==> flow/design.v <==
`timescale 1ns / 1ps
module SHIFT #
(
	parameter SPI_LEN = 4'd8 
) 
 (
  input Clk,
  input SckWr, 
  input SckRd, 
  input Rst,   
  input IsLoad,
  input [SPI_LEN-1:0] DataIn, 
  input SftIn, 
  input SftEn, 
  output SftOut, 
  output reg [SPI_LEN-1:0]DataOut 
  );
  reg [SPI_LEN-1:0] DataInt; 
  assign SftOut=DataInt[7];  
  always @( posedge Clk )
    if( !Rst )begin 
		DataInt <= 0;
		DataOut <= 0;
	 end
	 else if(IsLoad ) DataInt <= DataIn; 
    else if( SftEn ) begin
		if(SckWr) DataInt <= { DataInt [SPI_LEN-2:0], 1'b0 }; 
		if(SckRd) DataOut <= { DataOut [SPI_LEN-2:0], SftIn };
    end
endmodule
`timescale 1ns / 1ps
module spi #
(
parameter SPI_LEN = 4'd8, 
parameter SPI_DIV = 4'd1  
) 
(
Clk,Rst,Sck,Mosi,Miso,RdData,WrData,IsSta,IsDone
);  
input  Clk; 
input  Rst; 
output Sck;  
output Mosi;
input  Miso;
output [SPI_LEN -1:0] RdData;
input  [SPI_LEN -1:0] WrData;
input  IsSta; 
output IsDone;
reg  [1:0] SckState;  
reg  s; 
reg  SckEn;  
reg  IsDone; 
reg  [6:0]SckC;  
reg  [3:0]BitC;  
wire SftOut; 
reg  Sck,SckD1;
wire SckUp,SckNp;
assign SckUp=Sck&&(!SckD1);
assign SckNp=!Sck&&(SckD1);
always @(posedge Clk) if(!Rst) SckD1 <= 1'b0; else SckD1 <= Sck;
always @(posedge Clk)
if(!Rst) BitC <= 4'd0; else
if(SckEn && SckUp) BitC <= BitC + 1'b1; else if(BitC == SPI_LEN) BitC<=4'd0;
assign Mosi=  SftOut ; 
always @(posedge Clk)
if(!Rst)begin
		s<=1'b0; IsDone <= 1'b0; SckEn <= 1'b0;
end
else begin 
		case(s)
		0:  
		begin IsDone <= 1'b0; SckEn <= 1'b0; if( IsSta )s<= 1'b1; end
		1: 
		begin  
		SckEn<=1'b1; if(BitC == SPI_LEN)begin SckEn <= 1'b0; IsDone <= 1'b1; s <= 1'b0;end
		end
		endcase
end
always @(posedge Clk)
if(!Rst)begin SckC <= 7'd0; Sck <= 1'b0; SckState <= 2'd0;end
else begin
		case( SckState )
		0: 
		begin SckC <= 7'd0; Sck <= 1'd0; if( SckEn ) SckState <= 2; end
		1:
		begin 
		Sck <= 1'b1; if( SckC >= SPI_DIV ) begin SckState <= 2; SckC <= 7'd0; end else SckC <= SckC + 1'b1;
		end
		2: 
		begin 
		Sck <= 1'b0;
		if( SckC >= SPI_DIV ) begin  SckC<=7'd0; if( SckEn ) SckState <= 1; else SckState <= 0; end 
		else SckC <= SckC + 1'b1; 
		end
		endcase
end
wire  IsSpiLd;
assign IsSpiLd = IsSta;
			SHIFT#
				(
					.SPI_LEN(SPI_LEN)  
				)
			SHIFT_INST
				( 
					.Clk(Clk), 
					.Rst(Rst),
					.SckWr(SckNp),
					.SckRd(SckUp),
					.IsLoad(IsSpiLd), 
					.DataIn(WrData), 
					.SftIn(Miso), 
					.SftEn(SckEn),  
					.SftOut(SftOut), 
					.DataOut(RdData) 
				 );
endmodule
`timescale 1ns / 1ps
`timescale 1ns / 1ps
module display(clk,rst_n,Sftclk,Lchclk,SDout,Srst_n,Dpy0,Dpy1,Dpy2,Dpy3);
input clk;
input rst_n;
output Sftclk;
output Lchclk;
output SDout;
output Srst_n;
input  [3:0]Dpy0;
input  [3:0]Dpy1;
input  [3:0]Dpy2;
input  [3:0]Dpy3;
parameter 
		zero = 8'b1100_0000,
		one  = 8'b1111_1001,
		two  = 8'b1010_0100,
		three= 8'b1011_0000,
		four = 8'b1001_1001,
		five = 8'b1001_0010,
		six  = 8'b1000_0010,
		seven= 8'b1111_1000,
		eight= 8'b1000_0000,
		nine = 8'b1001_0000;
parameter 
		IDLE =0,
		BYT0 =1,
		BYT0W=2,
		BYT1 =3,
		BYT1W=4;
reg Lchclk;
reg Srst_n;
reg rdy;
reg IsSta;
reg [7:0]WrData;
reg [2:0]s;
reg [2:0]Dpy_n;
reg [3:0]dp;
reg [3:0]data;
reg [7:0]dat;
wire IsDone;
wire [7:0] RdData;
always @(posedge clk or negedge rst_n)begin
	if(!rst_n)begin 
		IsSta <= 1'b0; s<= 1'b0; Lchclk <= 1'b0; Srst_n <= 1'b0;
		rdy <= 1'b0; WrData <= 8'd0;
	end
	else begin
		case(s)
		0 : 
		begin IsSta <= 0; s <= 3'd1; rdy <=0; Srst_n <= 1; end  
		1,2:  
		s <= s + 1'b1;
		3:    
		begin WrData <= dp; IsSta <= 1; Srst_n <=1; s <= 4; Lchclk <= 0;end 
		4:   
		begin IsSta <=0; if( IsDone ) begin s <= 5; Lchclk <= 0; end end   
		5 :   
		begin WrData <= dat ;IsSta <= 1;s <= 6; end     
		6:   
		begin IsSta <=0; if( IsDone ) begin s <= 0; Lchclk <= 1;rdy <= 1;end end
	endcase
	end
end
always @(posedge clk or negedge rst_n) begin
	if(!rst_n)
		Dpy_n <= 3'd0;
	else begin 
			if( rdy ) begin Dpy_n <= Dpy_n + 3'd1; 
			if( Dpy_n == 3'd3 ) Dpy_n <= 3'd0; end	
	end
end
always @( posedge clk or negedge rst_n)begin
		if(!rst_n) begin data <= 4'd0; dp <= 4'd0; end
		else
			case ( Dpy_n ) 
			0:
			begin data <= Dpy0;dp <= 4'b1000;end
			1:
			begin data <= Dpy1;dp <= 4'b0100;end
			2:
			begin data <= Dpy2;dp <= 4'b0010;end
			3:
			begin data <= Dpy3;dp <= 4'b0001;end
			endcase
end
always @(posedge clk or negedge rst_n)begin
		if(!rst_n) dat <= 8'd0;
		else
			case( data ) 
				0: dat <= zero; 
				1: dat <= one;
				2: dat <= two;
				3: dat <= three;
				4: dat <= four;
				5: dat <= five;
				6: dat <= six;
				7: dat <= seven;
				8: dat <= eight;
				9: dat <= nine;
			endcase
end
localparam SPI_LEN =4'd8;
localparam SPI_DIV =4'd1;
spi#(
	.SPI_LEN(SPI_LEN), 
	.SPI_DIV(SPI_DIV)
)
hc595x2(
				.Clk(clk),
				.Rst(rst_n),
				.Sck(Sftclk),
				.Mosi(SDout),
				.Miso(1'b0),
				.RdData(RdData),
				.WrData(WrData),
				.IsSta(IsSta),
				.IsDone(IsDone)
				);
endmodule
module binary2bcd(
      clk,
      rst_n,
      binary,
      state_en,
		refresh,
		BCD
);
parameter   b_length      = 10;
parameter   bcd_len       = 16;
parameter   idle              = 5'b00001;
parameter   shift             = 5'b00010;
parameter   wait_judge   = 5'b00100;
parameter   judge           = 5'b01000;
parameter   add_3          = 5'b10000;
input       clk;
input       rst_n;
input    [b_length-1:0]  binary;
input      state_en;
input refresh;
output reg [bcd_len-1:0]  BCD;
reg  [b_length-1:0]  reg_binary;     
reg  [3:0]    bcd0, bcd1, bcd2, bcd3;
reg  [3:0]    shift_time;                    
reg   [5:0]    c_state, n_state;
reg      add3_en;
reg      change_done;
reg refresh_r;
always@(posedge clk or negedge rst_n)
begin
        if(!rst_n)
              refresh_r <= 1'b0;
       else if(refresh)
             refresh_r <= 1'b1;
end
always@(posedge clk or negedge rst_n)
begin
        if(!rst_n)
              c_state <= idle;
       else
             c_state <= n_state;
end
always@(posedge clk or negedge rst_n)
begin
       if(!rst_n)
                  n_state <= idle;
       else
               case(n_state)
					idle:begin
                               if((binary!=0)&&(state_en == 1'b1)&&(refresh_r == 1'b1))
                                       n_state <= shift;
                              else
                                      n_state <= idle;
                          end
					shift: n_state <= wait_judge;
					wait_judge: begin
										if(change_done==1'b1)
                                    n_state <= idle;
                              else
                                    n_state <= judge;
									end
               judge:begin   
									 if(add3_en)
												n_state <= add_3;
									 else
												n_state <= shift;
                          end
               add_3:begin
                                 n_state <= shift;
                           end
               default: n_state <= idle;  
              endcase
end
always@(posedge clk or negedge rst_n)
begin
         if(!rst_n)
                  begin
                          shift_time  <= 4'b0;
                          change_done <= 1'b0;
                          add3_en  <= 1'b0;
                          reg_binary <= 0;
                          bcd0 <= 4'b0;
                          bcd1 <= 4'b0;
                          bcd2 <= 4'b0;
                          bcd3 <= 4'b0;
                          BCD <= 0;
                 end
         else
           case(n_state)
           idle:begin
                          shift_time <= b_length;
                          reg_binary <= binary;
                          bcd2     <= 4'b0;
                          bcd1     <= 4'b0;
                          bcd0     <= 4'b0;
								  bcd3 <= 4'd0;
                  end
          shift:begin 
                      {bcd3,bcd2,bcd1,bcd0,reg_binary} <= {bcd3,bcd2,bcd1,bcd0,reg_binary}<<1;
                      shift_time <= shift_time-1;
                      if(shift_time==1)     change_done <= 1'b1;
                      else                       change_done <= 1'b0;    
                 end
  wait_judge:begin
                       if((bcd3>=4'd5)||(bcd2>=4'd5)||(bcd1>=4'd5)||(bcd0>=4'd5))
                               add3_en <= 1;
                       else
                               add3_en <= 0;
                      if(change_done==1)   BCD <= {bcd3,bcd2,bcd1,bcd0};
                    end
        judge:  add3_en <= 0;
       add_3: begin
							  if(bcd3 >= 4'd5) bcd3 <= bcd3 + 4'b0011; else bcd3 <= bcd3;
                       if(bcd2>=4'd5) bcd2 <= bcd2 + 4'b0011; else bcd2 <= bcd2;
                       if(bcd1>=4'd5) bcd1 <= bcd1 + 4'b0011; else bcd1 <= bcd1;
                       if(bcd0>=4'd5) bcd0 <= bcd0 + 4'b0011; else bcd0 <= bcd0;
                   end
      default: begin
                           change_done <= 1'b0;
                           add3_en  <= 1'b0;
                  end
           endcase
        end
endmodule
`timescale 1ns / 1ps
module segment_driver(
    input clk,
    input rst_n,
	 input refresh,
	 input[9:0] bin,
	 output Sftclk,
	 output Lchclk,
	 output SDout
    );
wire[15:0] bcd_out;
binary2bcd my_binary2bcd(	.clk(clk),
									.rst_n(rst_n),
									.state_en(1'b1),
									.refresh(refresh),
									.binary(bin),
									.BCD(bcd_out));
display dpy_rssi(	.clk(clk),
						.rst_n(rst_n),
						.Dpy0(bcd_out[3:0]),
						.Dpy1(bcd_out[7:4]),
						.Dpy2(bcd_out[11:8]),
						.Dpy3(bcd_out[15:12]),
						.Sftclk(Sftclk),
						.Lchclk(Lchclk),
						.SDout(SDout));
endmodule
`timescale 1ns / 1ps
module speed_select(clk,rst_n,bps_start,clk_bps,uart_ctrl);
input[2:0] uart_ctrl;
input clk;	 
input rst_n;	
input bps_start;	
output clk_bps;	 
parameter 	bps9600 		= 5208,	 
			 	bps19200 	= 2604,	 
				bps38400 	= 1302,	 
				bps57600 	= 868,	 
				bps115200	= 434;	 
parameter 	bps9600_2 	    = 2604,
				bps19200_2	= 1302,
				bps38400_2	= 651,
				bps57600_2	= 434,
				bps115200_2 = 217;  
reg[12:0] bps_para;	
reg[12:0] bps_para_2;	
reg[12:0] cnt;			
reg clk_bps_r;			
wire[2:0] uart_ctrl_r = uart_ctrl;	 
always @ (posedge clk or negedge rst_n) begin
	if(!rst_n) begin 
			bps_para <= 13'd0;
			bps_para_2 <= 13'd0;	
		end
	else  begin
			case (uart_ctrl_r)	
				3'd0:	begin
						bps_para <= bps9600;
						bps_para_2 <= bps9600_2;
						end
				3'd1:	begin
						bps_para <= bps19200;
						bps_para_2 <= bps19200_2;
						end
				3'd2:	begin
						bps_para <= bps38400;
						bps_para_2 <= bps38400_2;
						end
				3'd3:	begin
						bps_para <= bps57600;
						bps_para_2 <= bps57600_2;
						end
				3'd4:	begin
						bps_para <= bps115200;
						bps_para_2 <= bps115200_2;
						end
				default:begin
				        bps_para <= bps9600;
						bps_para_2 <= bps9600_2;
						end
				endcase
		end
end
always @ (posedge clk or negedge rst_n)
	if(!rst_n) cnt <= 13'd0;
	else if(cnt<bps_para && bps_start) cnt <= cnt+1'b1;	
	else cnt <= 13'd0;
always @ (posedge clk or negedge rst_n)
	if(!rst_n) clk_bps_r <= 1'b0;
	else if(cnt==bps_para_2 && bps_start) clk_bps_r <= 1'b1;	 
	else clk_bps_r <= 1'b0;
assign clk_bps = clk_bps_r;
endmodule
module uart_rx(
				clk,rst_n,
				rs232_rx,rx_data,rx_int,
				clk_bps,bps_start
			);
input clk;		
input rst_n;	
input rs232_rx;	
input clk_bps;	
output reg bps_start;	
output[7:0] rx_data;	
output reg rx_int;	
reg rs232_rx0,rs232_rx1,rs232_rx2,rs232_rx3;	
wire neg_rs232_rx;	
always @ (posedge clk or negedge rst_n) 
	if(!rst_n) begin
		rs232_rx0 <= 1'b0;
		rs232_rx1 <= 1'b0;
		rs232_rx2 <= 1'b0;
		rs232_rx3 <= 1'b0;
	end
	else begin
		rs232_rx0 <= rs232_rx;
		rs232_rx1 <= rs232_rx0;
		rs232_rx2 <= rs232_rx1;
		rs232_rx3 <= rs232_rx2;
	end
assign neg_rs232_rx = rs232_rx3 & rs232_rx2 & ~rs232_rx1 & ~rs232_rx0;
reg[3:0] num;	
always @ (posedge clk or negedge rst_n)
	if(!rst_n) bps_start <= 1'b0;
	else if(!bps_start && neg_rs232_rx) bps_start <= 1'b1;	
	else if((num == 4'd9) && clk_bps) bps_start <= 1'b0;	
reg[7:0] rx_temp_data;	
always @ (posedge clk or negedge rst_n)
	if(!rst_n) begin
		rx_temp_data <= 8'd0;
		num <= 4'd0;
		rx_int <= 1'b0;
	end
	else if(bps_start) begin	
		if(clk_bps) begin		
			if(num < 4'd9) begin
				num <= num+1'b1;
				rx_int <= 1'b0;	
			end
			else begin
				num <= 4'd0;			
				rx_int <= 1'b1;			
			end
			case (num)
				4'd1: rx_temp_data[0] <= rs232_rx;	
				4'd2: rx_temp_data[1] <= rs232_rx;	
				4'd3: rx_temp_data[2] <= rs232_rx;	
				4'd4: rx_temp_data[3] <= rs232_rx;	
				4'd5: rx_temp_data[4] <= rs232_rx;	
				4'd6: rx_temp_data[5] <= rs232_rx;	
				4'd7: rx_temp_data[6] <= rs232_rx;	
				4'd8: rx_temp_data[7] <= rs232_rx;	
				default: ;
			endcase
		end
		else rx_int <= 1'b0;
	end
	else rx_int <= 1'b0;
assign rx_data = rx_temp_data;	
endmodule
`timescale 1ns / 1ps
module uart_tx(clk,rst_n,clk_bps,rx_data,rx_int,rs232_tx,bps_start);
input clk;		 
input rst_n;	
input clk_bps;		 
input[7:0] rx_data;	
input rx_int;		 
output rs232_tx;	 
output bps_start;	
reg rx_int0,rx_int1,rx_int2;	 
wire neg_rx_int;	 
always @ (posedge clk or negedge rst_n) begin
	if(!rst_n) begin
			rx_int0 <= 1'b0;
			rx_int1 <= 1'b0;
			rx_int2 <= 1'b0;
		end
	else begin
			rx_int0 <= rx_int;
			rx_int1 <= rx_int0;
			rx_int2 <= rx_int1;
		end
end
assign neg_rx_int =  ~rx_int1 & rx_int2;	 
reg[7:0] tx_data;	
reg bps_start_r;
reg tx_en;	
reg[3:0] num;
always @ (posedge clk or negedge rst_n) begin
	if(!rst_n) begin
			bps_start_r <= 1'b0;
			tx_en <= 1'b0;
			tx_data <= 8'd0;
		end
	else if(neg_rx_int) begin	
			bps_start_r <= 1'b1;
			tx_data <= rx_data;	
			tx_en <= 1'b1;		
		end
	else if(num==4'd11) begin	
			bps_start_r <= 1'b0;
			tx_en <= 1'b0;
		end
end
assign bps_start = bps_start_r;
reg rs232_tx_r;
always @ (posedge clk or negedge rst_n) begin
	if(!rst_n) begin
			num <= 4'd0;
			rs232_tx_r <= 1'b1;
		end
	else if(tx_en) begin
			if(clk_bps)	begin
					num <= num+1'b1;
					case (num)
						4'd0:	rs232_tx_r <= 1'b0; 	
						4'd1:	rs232_tx_r <= tx_data[0];	 
						4'd2:	rs232_tx_r <= tx_data[1];	 
						4'd3: rs232_tx_r <= tx_data[2];	 
						4'd4: rs232_tx_r <= tx_data[3];	 
						4'd5: rs232_tx_r <= tx_data[4];	 
						4'd6: rs232_tx_r <= tx_data[5];	 
						4'd7:	rs232_tx_r <= tx_data[6];	 
						4'd8: rs232_tx_r <= tx_data[7];	 
						4'd9: rs232_tx_r <= 1'b1;	
					 	default: rs232_tx_r <= 1'b1;
						endcase
				end
			else if(num==4'd11) num <= 4'd0;	
		end
end
assign rs232_tx = rs232_tx_r;
endmodule
`timescale 1ns / 1ps
module my_uart(clk,rst_n,rs232_rx,rs232_tx,tx_in,rx_out,rx_over,tx_write);
input clk;	 
input rst_n;	
input rs232_rx;	 
input[7:0] tx_in; 
input tx_write;   
output rs232_tx;	 
output[7:0] rx_out; 
output rx_over;     
wire bps_start_rx;	
wire clk_bps_rx;		 
speed_select		speed_rx(	.clk(clk),	
										.rst_n(rst_n),
										.bps_start(bps_start_rx),
										.clk_bps(clk_bps_rx),
										.uart_ctrl(3'd4)
										);
uart_rx			uart_rx(		.clk(clk),
									.rst_n(rst_n),
									.rs232_rx(rs232_rx),
									.clk_bps(clk_bps_rx),
									.bps_start(bps_start_rx),
									.rx_data(rx_out),
									.rx_int(rx_over)
									);
wire bps_start_tx;	
wire clk_bps_tx;		 
speed_select		speed_tx(	.clk(clk),	
										.rst_n(rst_n),
										.bps_start(bps_start_tx),
										.clk_bps(clk_bps_tx),
										.uart_ctrl(3'd4)
										);
uart_tx			uart_tx(		.clk(clk),
									.rst_n(rst_n),
									.clk_bps(clk_bps_tx),
									.rx_data(tx_in),
									.rx_int(~tx_write),
									.rs232_tx(rs232_tx),
									.bps_start(bps_start_tx)
									);
endmodule
`timescale 1ns / 1ps
module controller(
    input clk,
    input rst_n,
    input [7:0] rx_out,		 
    input rx_over,			 
	 input [7:0] recv_in,	 
	 input recv_write,	 
    output [7:0] tx_in,	 
    output tx_write,		 
	 output recv_ce,		 
	 output recv_rst,		 
	 output [7:0] scode,	 
	 output scode_rdy,	 
	 output [7:0]level	 
    );
parameter CMD_RESET = 1;
parameter CMD_ON = 2;
parameter CMD_OFF = 3;
parameter CMD_STATUS = 4;
parameter CMD_SILENCE = 5;
parameter CMD_LEVEL = 6;
parameter STATE_IDLE = 0;
parameter STATE_RESET = 1;
parameter STATE_ON = 2;
parameter STATE_OFF = 3;
parameter STATE_STATUS = 4;
parameter STATE_SILENCE = 5;
parameter STATE_RETURN = 6;
parameter STATE_LEVEL = 7;
reg rx_over_r;
wire rx_over_pos;
always @ (posedge clk or negedge rst_n) begin
	if(!rst_n) begin
		rx_over_r <= 1'b0;
		end
	else begin
		rx_over_r <= rx_over;
		end
end
assign rx_over_pos = ~rx_over_r & rx_over;
reg recv_en;	
reg ctr_out;	
reg recv_rst_r;	
reg[3:0] para_cnt;	
reg[7:0] para_buf;
reg[15:0] out_cnt;
reg[3:0] state;
reg[3:0] state_r;
reg[7:0] level_r;
reg[7:0] scode_r;
reg scode_rdy_r;
reg[7:0] tx_in_r;		
reg tx_write_r;
always @ (posedge clk or negedge rst_n) begin
	if(!rst_n) begin
		recv_en <= 1'b0;
		ctr_out <= 1'b0;
		recv_rst_r <= 1'b1;
		level_r <= 8'd100;
		para_cnt <= 4'd0;
		para_buf <= 8'd0;
		out_cnt <= 16'd0;
		state <= STATE_IDLE;
		tx_in_r <= 8'd0;
		tx_write_r <= 1'b0;
		scode_r <= 8'd0;
		scode_rdy_r <= 1'd0;
		end
	else begin
		case(state)
			STATE_IDLE: begin
				if (rx_over_pos) begin
					case(rx_out)
						CMD_RESET: begin  
							state <= STATE_RESET;
							end
						CMD_ON: begin
							state <= STATE_ON;
							end
						CMD_OFF: begin
							state <= STATE_OFF;
							end
						CMD_STATUS: begin
							out_cnt <= 16'd20000;
							state <= STATE_STATUS;
							end
						CMD_SILENCE: state <= STATE_SILENCE;
						CMD_LEVEL: state <= STATE_LEVEL;
						default: state <= STATE_RETURN;
						endcase
					end
				end
			STATE_RESET: begin
					scode_r <= 8'd0;
					scode_rdy_r <= 1'b1;
					recv_rst_r <= 1'b0;
					state <= STATE_RETURN;
				end
			STATE_ON: begin
					scode_r <= 8'd1;
					scode_rdy_r <= 1'b1;
					recv_en <= 1'b1;
					state <= STATE_RETURN;
				end
			STATE_OFF: begin
					scode_r <= 8'd2;
					scode_rdy_r <= 1'd1;
					recv_en <= 1'b0;
					state <= STATE_RETURN;
				end
			STATE_STATUS: begin
					ctr_out <= 1'b1;
					out_cnt <= out_cnt - 16'd1;
					if (out_cnt == 16'd20000) tx_write_r <= 1'b0;
					else if (out_cnt == 16'd19998) begin
							tx_in_r <= {6'd0, recv_en, ctr_out};
							tx_write_r <= 1'b1;
						end
					else if (out_cnt == 16'd10008) begin
							tx_write_r <= 1'b0;
						end
					else if (out_cnt == 16'd9998) begin
							tx_in_r <= level_r;
							tx_write_r <= 1'b1;
						end
					else if (out_cnt == 16'd0)state <= STATE_RETURN;
				end
			STATE_SILENCE: begin
					if (rx_over_pos) begin
						para_buf <= rx_out;
						state <= STATE_RETURN;
					end else
						state <= STATE_SILENCE;
				end
			STATE_LEVEL: begin
					if (rx_over_pos) begin
						scode_r <= rx_out;
						scode_rdy_r <= 1'd1;
						level_r <= rx_out;
						state <= STATE_RETURN;
					end else
						state <= STATE_LEVEL;
				end
			STATE_RETURN: begin
					case(state_r)
						STATE_RESET: begin
								recv_rst_r <= 1'b1;
								state <= STATE_RETURN;
							end
						STATE_ON: begin
								ctr_out <= 1'b1;
								if (recv_en == 1'b1) tx_in_r <= 8'd1;
								else tx_in_r <= 8'd2;
								tx_write_r <= 1'b1;
								state <= STATE_RETURN;
							end
						STATE_OFF: begin
								ctr_out <= 1'b1;
								if (recv_en == 1'b0) tx_in_r <= 8'd1;
								else tx_in_r <= 8'd2;
								tx_write_r <= 1'b1;
								state <= STATE_RETURN;
							end
						STATE_STATUS: begin	 
								if (recv_en == 1'b1) tx_in_r <= 8'd1;
								else tx_in_r <= 8'd2;
								tx_write_r <= 1'b1;
								state <= STATE_RETURN;
							end
						STATE_SILENCE: begin
								if (para_buf == 8'd1) ctr_out <= 1'b1;
								else ctr_out <= 1'b0;
								state <= STATE_RETURN;
							end
						STATE_LEVEL: begin
								tx_in_r <= 8'd1;
								tx_write_r <= 1'b1;
								state <= STATE_RETURN;
							end
						STATE_RETURN: begin
								tx_write_r <= 1'b0;
								scode_rdy_r <= 1'd0;
								state <= STATE_IDLE;
							end
					endcase
				end
			default:	state <= STATE_IDLE;
		endcase
	end
end
always @ (posedge clk or negedge rst_n) begin
	if(!rst_n) begin
		state_r <= STATE_IDLE;
		end
	else begin
		state_r <= state;
		end
end
assign tx_in = ctr_out ? tx_in_r : recv_in;
assign tx_write = ctr_out ? tx_write_r : recv_write;
assign recv_rst = recv_rst_r;
assign recv_ce = recv_en;
assign scode = scode_r;
assign scode_rdy = scode_rdy_r;
assign level = level_r;
endmodule
`timescale 1ns / 1ps
module ad_driver(
    input clk,
    input ce,
    input rst_n,
    input[7:0] din,
    output clk_out,
	 output reg[7:0] dout,
    output ready
    );
reg[3:0] cnt;
always@(posedge clk or negedge rst_n)begin
	if (!rst_n)	cnt <= 4'd0;
	else if (ce)	cnt <= cnt + 4'd1;
end
reg clk_r;
always@(posedge clk or negedge rst_n)begin
	if (!rst_n) begin
		clk_r <= 1'b0;
	end
	else if (ce) begin
		if (cnt == 7)	clk_r <= 1'b1;
		else if (cnt == 15) clk_r <= 1'b0;
	end
end
reg rdy;
always@(posedge clk or negedge rst_n)begin
	if (!rst_n) begin
		dout <= 0;
		rdy <= 1'b0;
	end
	else if (ce) begin
		if (cnt == 8'd10) begin
			dout <= din;
			rdy <= 1'b1;
		end
		else rdy <= 1'b0;
	end
end
assign ready = rdy;
assign clk_out = clk_r;
endmodule
`timescale 1ns / 1ps
module manchester(
    input [15:0] din,
    output [7:0] dout
    );
assign dout[7] = din[15] & (~din[14]);
assign dout[6] = din[13] & (~din[12]);
assign dout[5] = din[11] & (~din[10]);
assign dout[4] = din[9] & (~din[8]);
assign dout[3] = din[7] & (~din[6]);
assign dout[2] = din[5] & (~din[4]);
assign dout[1] = din[3] & (~din[2]);
assign dout[0] = din[1] & (~din[0]);
endmodule
`timescale 1ns / 1ps
module get_data(
	input clk,
    input ce,
   input rst_n,
	input bin,
	input ben,
   output [15:0] uid,
	output [7:0] zid,
	output [7:0] cnt,
	output [7:0] ftype,
   output drdy
   );
parameter HEAD = 4'b1100;
parameter TAIL = 4'b0011;
reg[87:0] bbuf;
always @ (posedge clk or negedge rst_n)
	if(!rst_n) bbuf <= 0;
	else if (ce) begin
	 if (ben) bbuf <= {bbuf[86:0], bin};
	end
wire[15:0] uid_m;
manchester huid_manchester(	.din(bbuf[83:68]),
										.dout(uid_m[15:8]));
manchester luid_manchester(	.din(bbuf[67:52]),
										.dout(uid_m[7:0]));
wire[7:0] zid_m;
manchester zid_manchester(	.din(bbuf[51:36]),
									.dout(zid_m));
wire[7:0] cnt_m;
manchester cnt_manchester(	.din(bbuf[19:4]),
									.dout(cnt_m));
wire[7:0] type_m;
manchester type_manchester(	.din(bbuf[35:20]),
										.dout(type_m));
reg[15:0] uid_r;
reg[7:0] zid_r;
reg[7:0] cnt_r;
reg[7:0] type_r;
reg drdy_r;
always @ (posedge clk or negedge rst_n) begin
	if(!rst_n) begin
		uid_r <= 0;
		zid_r <= 0;
		cnt_r <= 0;
		type_r <= 0;
		drdy_r <= 0;
	end
	else if (ce) begin
	 if (ben) begin
		if ((bbuf[87:84] == HEAD) && (bbuf[3:0] == TAIL)) begin
			uid_r <= uid_m;
			zid_r <= zid_m;
			cnt_r <= cnt_m;
			type_r <= type_m;
			drdy_r <= 1'b1;
		end
	end 
	else drdy_r <= 1'b0;
	end
end
assign uid = uid_r;
assign zid = zid_r;
assign cnt = cnt_r;
assign ftype = type_r;
assign drdy = drdy_r;
endmodule
`timescale 1ns / 1ps
module get_rssi(
	input clk,
    input ce,
   input rst_n,
   input [7:0] din,
   input den,
	input bin,
	input ben,
   output [7:0] dout,
   output drdy
   );
parameter IDLE = 0;
parameter CAL = 1;
parameter OUT = 2;
reg[255:0] d_buf;
always @ (posedge clk or negedge rst_n)
	if(!rst_n) d_buf <= 0;
	else if (ce) begin
	 if(den) d_buf <= {d_buf[247:0], din[7:0]};
	end
wire[7:0] d_delay;
assign d_delay = d_buf[255:248];
reg[1:0] state;
reg[15:0] sum;
reg aver_rdy;
always @ (posedge clk or negedge rst_n) begin
	if(!rst_n) begin
		state <= IDLE;
		sum <= 0;
		aver_rdy <= 1'b0;
	end
	else if (ce) begin
	 begin
		case(state)
			IDLE: begin
				aver_rdy <= 1'b0;
				if (den) begin
					sum <= sum - d_delay;
					state <= CAL;
					end
				else state <= IDLE;
				end
			CAL: begin
				sum <= sum + din;
				aver_rdy <= 1'b1;
				state <= IDLE;
				end
			OUT: begin
				state <= IDLE;
				end
			default: state <= IDLE;
		endcase
	end
	end
end
reg[7:0] aver;
always @ (posedge clk or negedge rst_n)
	if(!rst_n) aver <= 0;
	else if (ce) begin
	 if(aver_rdy) aver <= sum[13:6];
	end
reg[7:0] llv;
always @ (posedge clk or negedge rst_n)
	if(!rst_n) llv <= 0;
	else if (ce) begin
	 if(ben == 1 && bin == 0) llv <= aver;
	end
reg[7:0] hlv;
always @ (posedge clk or negedge rst_n)
	if(!rst_n) hlv <= 0;
	else if (ce) begin
	 if(ben == 1 && bin == 1) hlv <= aver;
	end
reg ben_r;
always @ (posedge clk or negedge rst_n)
	if(!rst_n) ben_r <= 1'b0;
	else if (ce) begin
	 ben_r <= ben;
	end
reg[7:0] rssi;
reg rssi_rdy;
always @ (posedge clk or negedge rst_n)
	if(!rst_n) begin
		rssi <= 0;
		rssi_rdy <= 1'b0;
	end
	else if (ce) begin
	 if(ben_r && bin == 1) begin
		rssi <= hlv - llv;
		rssi_rdy <= 1'b1;
	end
	else rssi_rdy <= 1'b0;
	end
reg[511:0] rssi_buf;
always @ (posedge clk or negedge rst_n)
	if(!rst_n) rssi_buf <= 0;
	else if (ce) begin
	 if(rssi_rdy) rssi_buf <= {rssi_buf[503:0], rssi[7:0]};
	end
wire[7:0] rssi_delay;
assign rssi_delay = rssi_buf[511:504];
reg[1:0] rstate;
reg[15:0] rsum;
reg rssi_aver_rdy;
always @ (posedge clk or negedge rst_n) begin
	if(!rst_n) begin
		rstate <= IDLE;
		rsum <= 0;
		rssi_aver_rdy <= 1'b0;
	end
	else if (ce) begin
	 begin
		case(rstate)
			IDLE: begin
				rssi_aver_rdy <= 1'b0;
				if (rssi_rdy) begin
					rsum <= rsum - rssi_delay;
					rstate <= CAL;
					end
				else rstate <= IDLE;
				end
			CAL: begin
				rsum <= rsum + rssi;
				rssi_aver_rdy <= 1'b1;
				rstate <= IDLE;
				end
			OUT: begin
				rssi_aver_rdy <= 1'b1;
				rstate <= IDLE;
				end
			default: rstate <= IDLE;
		endcase
	end
	end
end
wire[7:0] rssi_aver;
assign rssi_aver = rsum[14:7];
assign dout = rssi_aver;
assign drdy = rssi_aver_rdy;
endmodule
`timescale 1ns / 1ps
module frame_out(
    input clk,
    input ce,
	 input rst_n,
    input [15:0] uid,
    input [7:0] zid,
    input [7:0] cnt,
    input [7:0] ftype,
    input [7:0] rssi,
	 input den,
    output [7:0] dout,
    output drdy
    );
parameter HEAD = 8'hCA;
parameter TAIL = 8'hFE;
parameter O_DURTION = 6000;
reg trans_start;
wire trans_start_pos;
reg[20:0] ocnt;
reg[3:0] fcnt;
always @ (posedge clk or negedge rst_n)
	if(!rst_n) trans_start <= 0;
	else if (ce) begin
	 if (den) trans_start <= 1;
	else if (fcnt > 7) trans_start <= 0;
	end
reg[63:0] frame_buf;
always @ (posedge clk or negedge rst_n)
	if(!rst_n) frame_buf <= 0;
	else if (ce) begin
	 if (trans_start_pos) frame_buf[63:0] <= {HEAD[7:0], uid[15:0], zid[7:0], cnt[7:0], ftype[7:0], rssi[7:0], 8'hFE};
	else if (ocnt == O_DURTION && trans_start == 1) frame_buf[63:0] <= {frame_buf[55:0], 8'd0};
	end
reg trans_start_r;
always @ (posedge clk or negedge rst_n)
	if(!rst_n) trans_start_r <= 0;
	else if (ce) begin
	 trans_start_r <= trans_start;
	end
assign trans_start_pos = trans_start & (~trans_start_r);
always @ (posedge clk or negedge rst_n)
	if(!rst_n) ocnt <= 0;
	else if (ce) begin
	 if (trans_start_pos) ocnt <= 0;
	else if (trans_start == 1)begin
		if (ocnt < O_DURTION) ocnt <= ocnt + 1;
		else ocnt <= 0;
		end
	else ocnt <= 0;
	end
always @ (posedge clk or negedge rst_n)
	if(!rst_n) fcnt <= 0;
	else if (ce) begin
	 if (trans_start_pos) fcnt <= 0;
	else if (trans_start == 1)begin
		if (ocnt == O_DURTION) fcnt <= fcnt + 1;
		end
	else fcnt <= 0;
	end
reg[7:0] dout_r;
reg drdy_r;
always @ (posedge clk or negedge rst_n) begin
	if(!rst_n) begin
		dout_r <= 0;
		drdy_r <= 1'b0;
	end
	else if (ce) begin
	 if (trans_start == 1 && ocnt == 50) begin
		dout_r <= frame_buf[63:56];
		drdy_r <= 1'b1;
	end
	else drdy_r <= 1'b0;
	end
end
assign dout = dout_r;
assign drdy = drdy_r;
endmodule
`timescale 1ns / 1ps
module Num_creat(rst,ahead,behind,Num);
input rst,ahead,behind;
output [3:0] Num; 
reg [3:0] Num;
parameter N=4'b1000;
always @(ahead or behind)
		begin
			case({ahead,behind})
				2'b10:		Num = N+4'b0001;
				2'b01: 		Num = N-4'b0001;
				default: 	Num = N;
			endcase
		end
endmodule
`timescale 1ns / 1ps
module Loop_Filter(rst,ahead_in,behind_in,ahead_out,behind_out);
input rst,ahead_in,behind_in;
output ahead_out,behind_out;
assign ahead_out = ahead_in;
assign behind_out = behind_in;
endmodule
`timescale 1ns / 1ps
module phase_detector(rst,clk,clk_pe,clk_ne,clk_low1,ppmdata,Num_in,enable,ahead,behind); 
input rst,clk,clk_pe,clk_ne,clk_low1,enable,ppmdata;
input [3:0] Num_in;
output ahead,behind;
parameter N = 4'b1000;
reg[3:0] adder,count_num,adder_mid,adder_mid_ahead;
reg add_permit,ahead_mid,behind_mid;
reg firstbit;
always @(posedge clk or negedge rst)
begin
	if(!rst)
		begin
			add_permit <= 1'b0;
			count_num <= 4'b0000;
			adder <= 4'b0000;
			adder_mid <= N/2;
			adder_mid_ahead <=N/2;
			firstbit <= 1'b0;
		end
	else if (clk_pe)
		begin
			if(enable && Num_in == N)
				begin	
					adder_mid_ahead <= adder_mid;
					add_permit <= 1'b1;
					count_num <= count_num + 4'b0001;
					firstbit <= ppmdata;
					adder <= adder + {1'b0,1'b0,1'b0,ppmdata};
				end
			if(!enable && Num_in == N && add_permit)
				begin
					if(count_num == N-4'b0001)
						begin
							count_num <= 4'b0000;
							adder_mid <= adder + {1'b0,1'b0,1'b0,ppmdata};
							adder <= 4'b0000;
						end
					else
						begin
							count_num <=count_num +4'b0001;
							adder <= adder + {1'b0,1'b0,1'b0,ppmdata};
						end
				end
			else if(Num_in != N)
				begin
					firstbit <= ppmdata;
					add_permit <= 1'b0;
					count_num <= 4'b0000;
					adder <= 4'b0000;
					adder_mid <= N/2;
					firstbit <= 1'b0;
				end
		end
end
always @(posedge clk or negedge rst)
begin
	if(!rst)
		begin
			ahead_mid <= 1'b0;
			behind_mid <= 1'b0;
		end
	else if (clk_ne)
		begin
			if(enable && Num_in == N)
				begin
					if((adder_mid < N/2 && !firstbit && adder_mid >0)||(adder_mid > N/2 && adder_mid < N && firstbit))
						begin
							ahead_mid <= 1'b1 ;
							behind_mid <= 1'b0;
						end
					else if((adder_mid < N/2 && adder_mid >0 && firstbit)||(adder_mid > N/2 && adder_mid <N && !firstbit))	
						begin
							ahead_mid <= 1'b0;
							behind_mid <= 1'b1 ;
						end
					else if(adder_mid == N )
						begin
							if(adder_mid_ahead == 0)
								begin
									ahead_mid <= 1'b1 ;
									behind_mid <= 1'b0 ;
								end
							else
								begin
									ahead_mid <= ahead_mid ;
									behind_mid <= behind_mid ;
								end
						end
					else if(adder_mid ==0)
						begin
							if(adder_mid_ahead == N)
								begin
									ahead_mid <= 1'b1 ;
									behind_mid <= 1'b0 ;
								end
							else
								begin
									ahead_mid <= ahead_mid ;
									behind_mid <= behind_mid ;
								end
						end	
					else
						begin	
							ahead_mid <= 1'b0 ;
							behind_mid <= 1'b0 ;
						end
				end
			else
				begin
					ahead_mid <= 1'b0 ;
					behind_mid <= 1'b0 ;					
				end
		end
end
assign ahead = ahead_mid & enable;
assign behind = behind_mid &enable;
endmodule		
`timescale 1ns / 1ps
module clock_devide(rst,Num,clk,clk_pe,enable,clk_low);
input rst,clk,clk_pe;
input[3:0] Num;
output enable,clk_low;
reg enable,clk_low1;
reg[3:0] counter;
reg[3:0] Num_here;
wire clk_low;
parameter N=4'b1000;
assign clk_low=~clk_low1;
always @(posedge clk or negedge rst)
begin
	if(!rst)
		begin
			enable <= 1'b0;
			counter <= 4'b0000;
			clk_low1 <= 1'b0;
			Num_here <= N;
		end
	else if (clk_pe)
		begin
			counter <= counter + 4'b0001;
			case(counter)
				4'b0000:
					begin
						clk_low1 <= ~clk_low1;
						Num_here <= Num;
						enable <= 1'b0;
					end
				N/2:
					begin
						clk_low1 <= ~clk_low1;
					end
				Num_here-4'b0001:
					begin
						enable <= 1'b1;
						counter <= 4'b0000;
					end
				default:	;
			endcase
		end
end
endmodule
`timescale 1ns / 1ps
module bit_synchronize(rst,clk,clk_pe,clk_ne,ppmdata,clk_low); 
input clk,clk_pe,clk_ne,ppmdata,rst;
output clk_low;
wire[3:0] Num;
wire clk_low1 = 1'b0;
wire enable,ahead,behind,ahead_final,behind_final; 
phase_detector 	U1(rst,clk,clk_pe,clk_ne,clk_low1,ppmdata,Num,enable,ahead,behind); 
Loop_Filter  	U2(rst,ahead,behind,ahead_final,behind_final);
Num_creat		U3(rst,ahead_final,behind_final,Num);
clock_devide	U4(rst,Num,clk,clk_pe,enable,clk_low);
endmodule
`timescale 1ns / 1ps
module get_bit(
    input clk,
    input ce,
    input rst_n,
    input din,
    output reg dout,
    output reg drdy
    );
parameter BPS = 125_000;
parameter BPS_CNT = 50000000/2/BPS/8;
reg[199:0] din_r;
always @ (posedge clk or negedge rst_n)
	if(!rst_n) din_r <= 0;
	else if (ce) begin
	 din_r <= {din_r[198:0], din};
	end
reg clk_8th;		
reg[21:0] cnt;
always @ (posedge clk or negedge rst_n) begin
	if(!rst_n) begin
			clk_8th <= 1'b0;
			cnt <= 22'd0;
		end
	else if (ce) begin
	 begin
		if(cnt == BPS_CNT)	begin
			clk_8th <= ~clk_8th;
			cnt <= 22'd0;
		end
		else begin
			cnt <= cnt + 22'd1;
		end
	end
	end
end
wire syn_out;
wire clk_tick = ce && (cnt == BPS_CNT);
wire clk_pe = clk_tick && !clk_8th;
wire clk_ne = clk_tick && clk_8th;
bit_synchronize bit_syn(.clk(clk),
								.clk_pe(clk_pe),
								.clk_ne(clk_ne),
								.rst(rst_n),
								.ppmdata(din),
								.clk_low(syn_out));
reg syn_out_buf;
always @ (posedge clk or negedge rst_n) begin
	if(!rst_n) begin
		syn_out_buf <=  1'b0;
	end
	else if (ce) begin
	 begin
		syn_out_buf <=  syn_out;
	end
	end
end
wire syn_neg;
assign syn_neg = ~syn_out & syn_out_buf;
always @ (posedge clk or negedge rst_n) begin
	if(!rst_n) begin
		dout <= 1'b0;
		drdy <= 1'b0;
	end
	else if (ce) begin
	 begin
		if(syn_neg) begin
			dout <= din;
			drdy <= 1'b1;
		end
		else begin
			drdy <= 1'b0;
		end
	end
	end
end
endmodule
`timescale 1ns / 1ps
module receiver(
    input clk,
    input ce,
    input rst_n,
	 input [7:0] level,
    input [7:0] din,
    input den,
    output [7:0] dout,
    output drdy,
	 output test1,
	 output test2
    );
parameter IDLE = 0;
parameter CAL = 1;
parameter OUT = 2;
wire bdata;
assign bdata = (din > level) ? 1'b1 : 1'b0;
wire bout;
wire brdy;
get_bit get_bit(	.clk(clk),
				.ce(ce),
				.rst_n(rst_n),
				.din(bdata),
				.dout(bout),
				.drdy(brdy));
wire [7:0] rssi;
wire rssi_rdy;
get_rssi get_rssi(	.clk(clk),
				.ce(ce),
							.rst_n(rst_n),
							.din(din),
							.den(den),
							.bin(bout),
							.ben(brdy),
							.dout(rssi),
							.drdy(rssi_rdy));
wire[15:0] uid;
wire[7:0] zid;
wire[7:0] cnt;
wire[7:0] ftype;
wire data_rdy;
get_data get_data(	.clk(clk),
				.ce(ce),
							.rst_n(rst_n),
							.bin(bout),
							.ben(brdy),
							.uid(uid),
							.zid(zid),
							.cnt(cnt),
							.ftype(ftype),
							.drdy(data_rdy));
reg[20:0] data_rdy_r;
always @ (posedge clk or negedge rst_n)
	if (!rst_n) data_rdy_r <= 0;
	else if (ce) begin
	 data_rdy_r <= {data_rdy_r[19:0], data_rdy};
	end
frame_out frame_out(	.clk(clk),
				.ce(ce),
							.rst_n(rst_n),
							.uid(uid),
							.zid(zid),
							.cnt(cnt),
							.ftype(ftype),
							.rssi(rssi),
							.den(data_rdy_r[8]),
							.dout(dout),
							.drdy(drdy));				
assign test1 = bdata;
assign test2 = brdy;
endmodule
`timescale 1ns / 1ps
module apollo_top(
	input clk,
   input rst_n,
	input rs232_rx,	 
	output rs232_tx,	 
	input[7:0] in_ad_data,
	output out_ad_clk,
	output Sftclk,
	output Lchclk,
	output SDout,
	output test1,
	output test2
    );
wire[7:0] tx_in;
wire tx_write;
wire[7:0] rx_out;
wire rx_over;
my_uart	uart(	.clk(clk),
					.rst_n(rst_n),
					.rs232_rx(rs232_rx),
					.rs232_tx(rs232_tx),
					.tx_in(tx_in),
					.tx_write(tx_write),
					.rx_out(rx_out),
					.rx_over(rx_over)
					);
wire[7:0] recv_in;
wire recv_write;
wire recv_en;
wire recv_rst;
wire [7:0] scode;
wire scode_rdy;
wire [7:0] level;
controller controller(	.clk(clk),
								.rst_n(rst_n),
								.rx_out(rx_out),
								.rx_over(rx_over),
								.recv_in(recv_in),
								.recv_write(recv_write),
								.tx_in(tx_in),
								.tx_write(tx_write),
								.recv_ce(recv_en),
								.recv_rst(recv_rst),
								.scode(scode),
								.scode_rdy(scode_rdy),
								.level(level)
								);
segment_driver segment(	.clk(clk),
								.rst_n(rst_n),
								.bin({2'b00, scode}),
								.refresh(scode_rdy),
								.Sftclk(Sftclk),
								.Lchclk(Lchclk),
								.SDout(SDout));
wire[7:0] ad_data_in;
wire ad_data_rdy;
wire recv_rst_n = rst_n & recv_rst;
ad_driver ad_driver(	.clk(clk),
							.ce(recv_en),
							.rst_n(recv_rst_n),
							.din(in_ad_data),
							.clk_out(out_ad_clk),
							.dout(ad_data_in),
							.ready(ad_data_rdy));
receiver receiver(	.clk(clk),
							.ce(recv_en),
							.rst_n(recv_rst_n),
							.level(level),
							.din(ad_data_in),
							.den(ad_data_rdy),
							.dout(recv_in),
							.drdy(recv_write),
							.test1(test1),
							.test2(test2));
endmodule
=== Step by step through the tools: apollo_top ===
Tool output for the design above, in the order of the flow.
Lines are those of the file above, counted from 1.
Operators carry their Yosys type and port widths (W data, S select, Z words).
Library cell names are shortened.
Not given: --

* Top module: apollo_top
* Clock: clk
* Cell library: sky130hd
* Corner: tt_025C_1v80

=== Word-level counts ===
Counts by Yosys on the flattened word-level netlist (proc, flatten, opt, wreduce; memories kept). Register bits leave out memories and registers merged into their read ports (data or address). Print and check cells are left out.

* Bits in registers: 1387
* Bits in latches: 0
* Memory bits (writable): 0
* Bits in read-only memories: 0
* Clocked read ports x word width: 0
* Memories: 0
* Input bits: 11
* Output and inout port bits: 7
* Cells after elaboration: 711

* Add/sub/neg operators: 27
* Multipliers: 0
* Divide/modulo/power cells: 0
* Magnitude comparators: 15
* Equality and inequality tests: 125
* Shifts and indexed selects: 0
* Mux-type cells: 171
* Bitwise gates (word level): 101
* Reductions and logical operators: 155

{| class="wikitable"
|+ Operators with widths
! cell !! count
|-
| $mux W64 || 2
|-
| $mux W4 || 32
|-
| $pmux W16 S2 || 3
|-
| $eq A4 B3 Y1 const B || 23
|-
| $pmux W8 S10 || 1
|-
| $reduce_and A2 Y1 || 36
|-
| $mux W8 || 9
|-
| $mux W16 || 4
|-
| $mux W21 || 3
|-
| $mux W1 || 63
|-
| $reduce_and A3 Y1 || 19
|-
| $eq A4 B4 Y1 const B || 13
|-
| $not A1 Y1 || 51
|-
| $and A1 B1 Y1 || 50
|-
| $pmux W4 S3 || 4
|-
| $reduce_bool A2 Y1 || 22
|-
| $eq A4 B2 Y1 const B || 11
|-
| $pmux W3 S6 || 2
|-
| $eq A16 B14 Y1 const B || 2
|-
| $eq A16 B15 Y1 const B || 2
|-
| $add A16 B8 Y16 || 2
|-
| $sub A16 B8 Y16 || 2
|-
| $eq A4 B32 Y1 || 1
|-
| $pmux W8 S4 || 1
|-
| $pmux W1 S2 || 16
|-
| $pmux W8 S2 || 2
|-
| $pmux W4 S4 || 2
|-
| $pmux W6 S5 || 1
|}

Not listed: further kinds 80, cells in them 215.

=== Logic depth ===
Longest topological path by Yosys (ltp), each cell counted once; first at word level (registers and memories cut), then after technology mapping (sequential cells cut; the memories' decode and read muxes count).

* Depth in word-level cells: 8
* ABC_AREA: 0
* Mapped depth: 13
* Mapped depth without buffers: 13

=== Mapped cells and area ===
Yosys stat after the flow's synthesis: flattened, memories mapped to cells. It holds for the ABC_AREA given above (unset counts as 0); a run with the other value may have another netlist.
The area totals of this step are shown rounded.

* Cells in the netlist: 4423
* Cell area after synthesis: 57000 µm²
* Sequential area: 34300 µm²
* Flip-flop cells: 1376
* Buffer cells: 193

{| class="wikitable"
|+ Cell types
! cell !! count !! area in all (µm²)
|-
| dfrtp_1 || 1337 || 3.35E+04
|-
| mux2_2 || 947 || 1.07E+04
|-
| nand2_1 || 425 || 1595.28
|-
| ha_1 || 107 || 1.34E+03
|-
| o21ai_0 || 240 || 1.2E+03
|-
| nor2_1 || 179 || 671.894
|-
| clkbuf_1 || 168 || 630.605
|-
| dfxtp_1 || 27 || 540.518
|-
| xnor2_1 || 61 || 534.262
|-
| nand2b_1 || 77 || 481.712
|-
| a21oi_1 || 95 || 475.456
|-
| xor2_1 || 50 || 437.92
|-
| mux2i_1 || 43 || 430.413
|-
| inv_1 || 102 || 382.867
|-
| a31oi_1 || 60 || 375.36
|-
| nand3_1 || 73 || 365.35
|-
| dfstp_2 || 12 || 315.302
|-
| a21o_1 || 26 || 195.187
|}

Other cell types: 74; their cells: 394.
By module: a second synthesis without flattening, with its own total; a netlist apart from the flattened one above.

* Cell total of the unflattened synthesis: 5726
* Area (unflattened synthesis): 61100 µm²

Rows give one instance, submodules left out.

{| class="wikitable"
|+ By module
! module !! instances !! cells !! area (µm²) !! seq. area (µm²)
|-
| get_rssi || 1 || 3220 || 33200 || 20900
|-
| get_data || 1 || 277 || 4810 || 3230
|-
| frame_out || 1 || 478 || 4720 || 2330
|-
| controller || 1 || 318 || 3230 || 1510
|-
| speed_select || 2 || 152 || 1520 || 651
|-
| binary2bcd || 1 || 264 || 2690 || 1350
|-
| display || 1 || 172 || 1710 || 851
|-
| get_bit || 1 || 119 || 1290 || 651
|-
| phase_detector || 1 || 98 || 1090 || 503
|-
| spi (SPI_LEN=8, SPI_DIV=1) || 1 || 91 || 827 || 380
|-
| uart_tx || 1 || 62 || 793 || 427
|-
| uart_rx || 1 || 63 || 783 || 450
|-
| SHIFT (SPI_LEN=8) || 1 || 71 || 643 || 320
|-
| ad_driver || 1 || 39 || 582 || 350
|}

Further modules, not shown: 9.

=== Path before layout ===
Path of least setup slack by OpenSTA after synthesis, without wires, with an ideal clock, recovery checks aside; 20% of the period is set as input and as output delay. Where synthesis merged equal registers, the netlist keeps one of their names.

* Path type: register to output
* Start: register controller.level_r[5]
* End: output test1
* Clock period: 20.0 ns
* External output delay: 4.000 ns
* Time at the first pin: 0.000 ns
* Data arrival time: 1.417 ns
* Data required time: 16.000 ns
* Path slack: 14.583 ns
* Delay of the path: 1.417 ns
* Stages on the path: 7
* Path buffers: 0
* Synthesis period reached: 5.417 ns

"delay of the path" is the arrival time less input delay plus setup time.
A path that ends at an output port has no setup time.
"stages on the path" counts driving pins, that of a launching flip-flop among them; a cell with two outputs on the path counts twice.
"synthesis period reached" is the clock period less the worst setup slack; recovery checks do not enter. This is arithmetic on one report: input and output delays are still those of the set period (20% each).
The rows between start and end are the longest chain of elaborated cells between them; the timing report does not say that the signal goes this way. Where chains are equally long, one stands for them.
A line is the first line of the expression or statement that the cell stems from. Yosys adds cells for indexed reads and writes and turns some case tables into memories.

* Cells stage by stage: dfstp_2 inv_1 ha_1 a21o_1 a21o_1 a21oi_1 a21oi_1
* Cells in the longest elaborated chain: 2
* Elaborated cells on any way between the ends: 2
* Source lines of those cells: 1
* Classes of those cells: 1 x compare; 1 x mux

{| class="wikitable"
|+ Ends and longest elaborated chain, after synthesis
! element !! line !! RTL
|-
| from (decl) || 686 || <nowiki>reg[7:0] level_r;</nowiki>
|-
| from (assign) || 696 || <nowiki>level_r <= 8'd100;</nowiki>
|-
| from (assign) || 776 || <nowiki>level_r <= rx_out;</nowiki>
|-
| $gt A8 B8 Y1 || 1476 || <nowiki>assign bdata = (din > level) ? 1'b1 : 1'b0;</nowiki>
|-
| $mux W1 || 1476 ||
|-
| to (decl) || 1542 || <nowiki>output test1,</nowiki>
|}

=== Path in the finished layout ===
From the final timing report of flow run A: the path of least setup slack in the routed layout; clock arrival at registers is part of the times.

* Path type: register to output
* Start: register controller.level_r[5]
* End: output test1
* Clock period: 8.78 ns
* External output delay: 1.76 ns
* Time at the first pin: 0.76 ns
* Data arrival time: 2.85 ns
* Data required time: 7.02 ns
* Path slack: 4.17 ns
* Stages on the path: 9
* Path buffers: 2

The rows between start and end are the longest chain of elaborated cells between them; the timing report does not say that the signal goes this way. Where chains are equally long, one stands for them.

* Cells stage by stage: dfstp_2 inv_1 ha_1 a21o_1 a21o_1 a21oi_1 a21oi_1 buf_4 clkdlybuf4s50_1
* Cells in the longest elaborated chain: 2
* Elaborated cells on any way between the ends: 2
* Source lines of those cells: 1
* Classes of those cells: 1 x compare; 1 x mux

{| class="wikitable"
|+ Ends and longest elaborated chain, after layout
! element !! line !! RTL
|-
| from (decl) || 686 || <nowiki>reg[7:0] level_r;</nowiki>
|-
| from (assign) || 696 || <nowiki>level_r <= 8'd100;</nowiki>
|-
| from (assign) || 776 || <nowiki>level_r <= rx_out;</nowiki>
|-
| $gt A8 B8 Y1 || 1476 || <nowiki>assign bdata = (din > level) ? 1'b1 : 1'b0;</nowiki>
|-
| $mux W1 || 1476 ||
|-
| to (decl) || 1542 || <nowiki>output test1,</nowiki>
|}

==> runs of apollo_top <==
Flow measurements of apollo_top on sky130hd: 5 stored runs with different settings, listed in no order. Input and output delays are each 20% of the period that was set; the output load is 0.01 pF.
"time used up by the worst setup path" = time allowed to the worst setup path (clock period - input delay - output delay, where it has them) - its slack; a late launch clock adds to it, a late capture clock takes from it.
"total power after layout" is the tool's figure for a default switching activity; nothing was simulated.
The measured numbers are rounded.

=== Flow run A ===
{| class="wikitable"
! Setting !! Value
|-
| CELL_PAD_IN_SITES_DETAIL_PLACEMENT || 1
|-
| CELL_PAD_IN_SITES_GLOBAL_PLACEMENT || 2
|-
| CORE_UTILIZATION || 46
|-
| MIN_ROUTING_LAYER || met1
|-
| PLACE_DENSITY_LB_ADDON || 0.3
|-
| SLEW_MARGIN || 30
|-
| period_ns || 8.78
|-
| CAP_MARGIN || 20
|-
| CORE_MARGIN || 2
|-
! Result !! Value
|-
| Die size || 127000 µm²
|-
| Mapped cell area after synthesis || 57000 µm²
|-
| Time used up by the worst setup path || 2.85 ns
|-
| Type of the worst setup path || register to output
|-
| Total power after layout || 0.0127 W
|-
| Final design utilization || 51.8%
|-
| Worst setup slack after layout || 4.17 ns
|-
| Post-route setup TNS || 0.000 ns
|-
| Smallest hold slack || 0.368 ns
|}

=== Flow run B ===
{| class="wikitable"
! Setting !! Value
|-
| CORE_UTILIZATION || 67
|-
| PLACE_DENSITY || 0.6
|-
| period_ns || 7.88
|-
| CAP_MARGIN || 20
|-
| CORE_MARGIN || 2
|-
| SLEW_MARGIN || 20
|-
! Result !! Value
|-
| Total power after layout || 0.0138 W
|-
| Mapped cell area after synthesis || 57000 µm²
|-
| Die size || 87400 µm²
|-
| Post-route setup TNS || 0.000 ns
|-
| Smallest hold slack || 0.351 ns
|-
| Worst setup slack after layout || 3.48 ns
|-
| Final design utilization || 75.1%
|-
| Time used up by the worst setup path || 2.83 ns
|-
| Type of the worst setup path || register to output
|}

=== Flow run C ===
{| class="wikitable"
! Setting !! Value
|-
| CORE_UTILIZATION || 40
|-
| PLACE_DENSITY || 0.6
|-
| SETUP_SLACK_MARGIN || 0.16
|-
| period_ns || 7.88
|-
| CAP_MARGIN || 20
|-
| CORE_MARGIN || 2
|-
| SLEW_MARGIN || 20
|-
! Result !! Value
|-
| Die size || 146000 µm²
|-
| Total power after layout || 0.0141 W
|-
| Smallest hold slack || 0.362 ns
|-
| Post-route setup TNS || 0.000 ns
|-
| Worst setup slack after layout || 3.45 ns
|-
| Final design utilization || 45.3%
|-
| Time used up by the worst setup path || 2.86 ns
|-
| Type of the worst setup path || register to output
|-
| Mapped cell area after synthesis || 57000 µm²
|}

=== Flow run D ===
{| class="wikitable"
! Setting !! Value
|-
| ABC_AREA || 1
|-
| CAP_MARGIN || 5
|-
| CELL_PAD_IN_SITES_DETAIL_PLACEMENT || 1
|-
| CELL_PAD_IN_SITES_GLOBAL_PLACEMENT || 2
|-
| CORE_ASPECT_RATIO || 1.55
|-
| CORE_UTILIZATION || 43
|-
| CTS_CLUSTER_DIAMETER || 121
|-
| GPL_ROUTABILITY_DRIVEN || 0
|-
| HOLD_SLACK_MARGIN || 0.08
|-
| MAX_ROUTING_LAYER || met4
|-
| PLACE_DENSITY_LB_ADDON || 0.18
|-
| SETUP_SLACK_MARGIN || 0.44
|-
| SLEW_MARGIN || 35
|-
| TNS_END_PERCENT || 55
|-
| period_ns || 5.04
|-
| CORE_MARGIN || 2
|-
! Result !! Value
|-
| Post-route setup TNS || 0.000 ns
|-
| Final design utilization || 48.1%
|-
| Total power after layout || 0.0221 W
|-
| Smallest hold slack || 0.349 ns
|-
| Worst setup slack after layout || 1.29 ns
|-
| Time used up by the worst setup path || 2.75 ns
|-
| Type of the worst setup path || register to output
|-
| Mapped cell area after synthesis || 58200 µm²
|-
| Die size || 138000 µm²
|}

=== Flow run E ===
{| class="wikitable"
! Setting !! Value
|-
| CORE_UTILIZATION || 40
|-
| PLACE_DENSITY || 0.6
|-
| period_ns || 7.88
|-
| CAP_MARGIN || 20
|-
| CORE_MARGIN || 2
|-
| SLEW_MARGIN || 20
|-
! Result !! Value
|-
| Time used up by the worst setup path || 2.86 ns
|-
| Type of the worst setup path || register to output
|-
| Worst setup slack after layout || 3.45 ns
|-
| Die size || 146000 µm²
|-
| Final design utilization || 45.3%
|-
| Total power after layout || 0.0141 W
|-
| Post-route setup TNS || 0.000 ns
|-
| Mapped cell area after synthesis || 57000 µm²
|-
| Smallest hold slack || 0.362 ns
|}
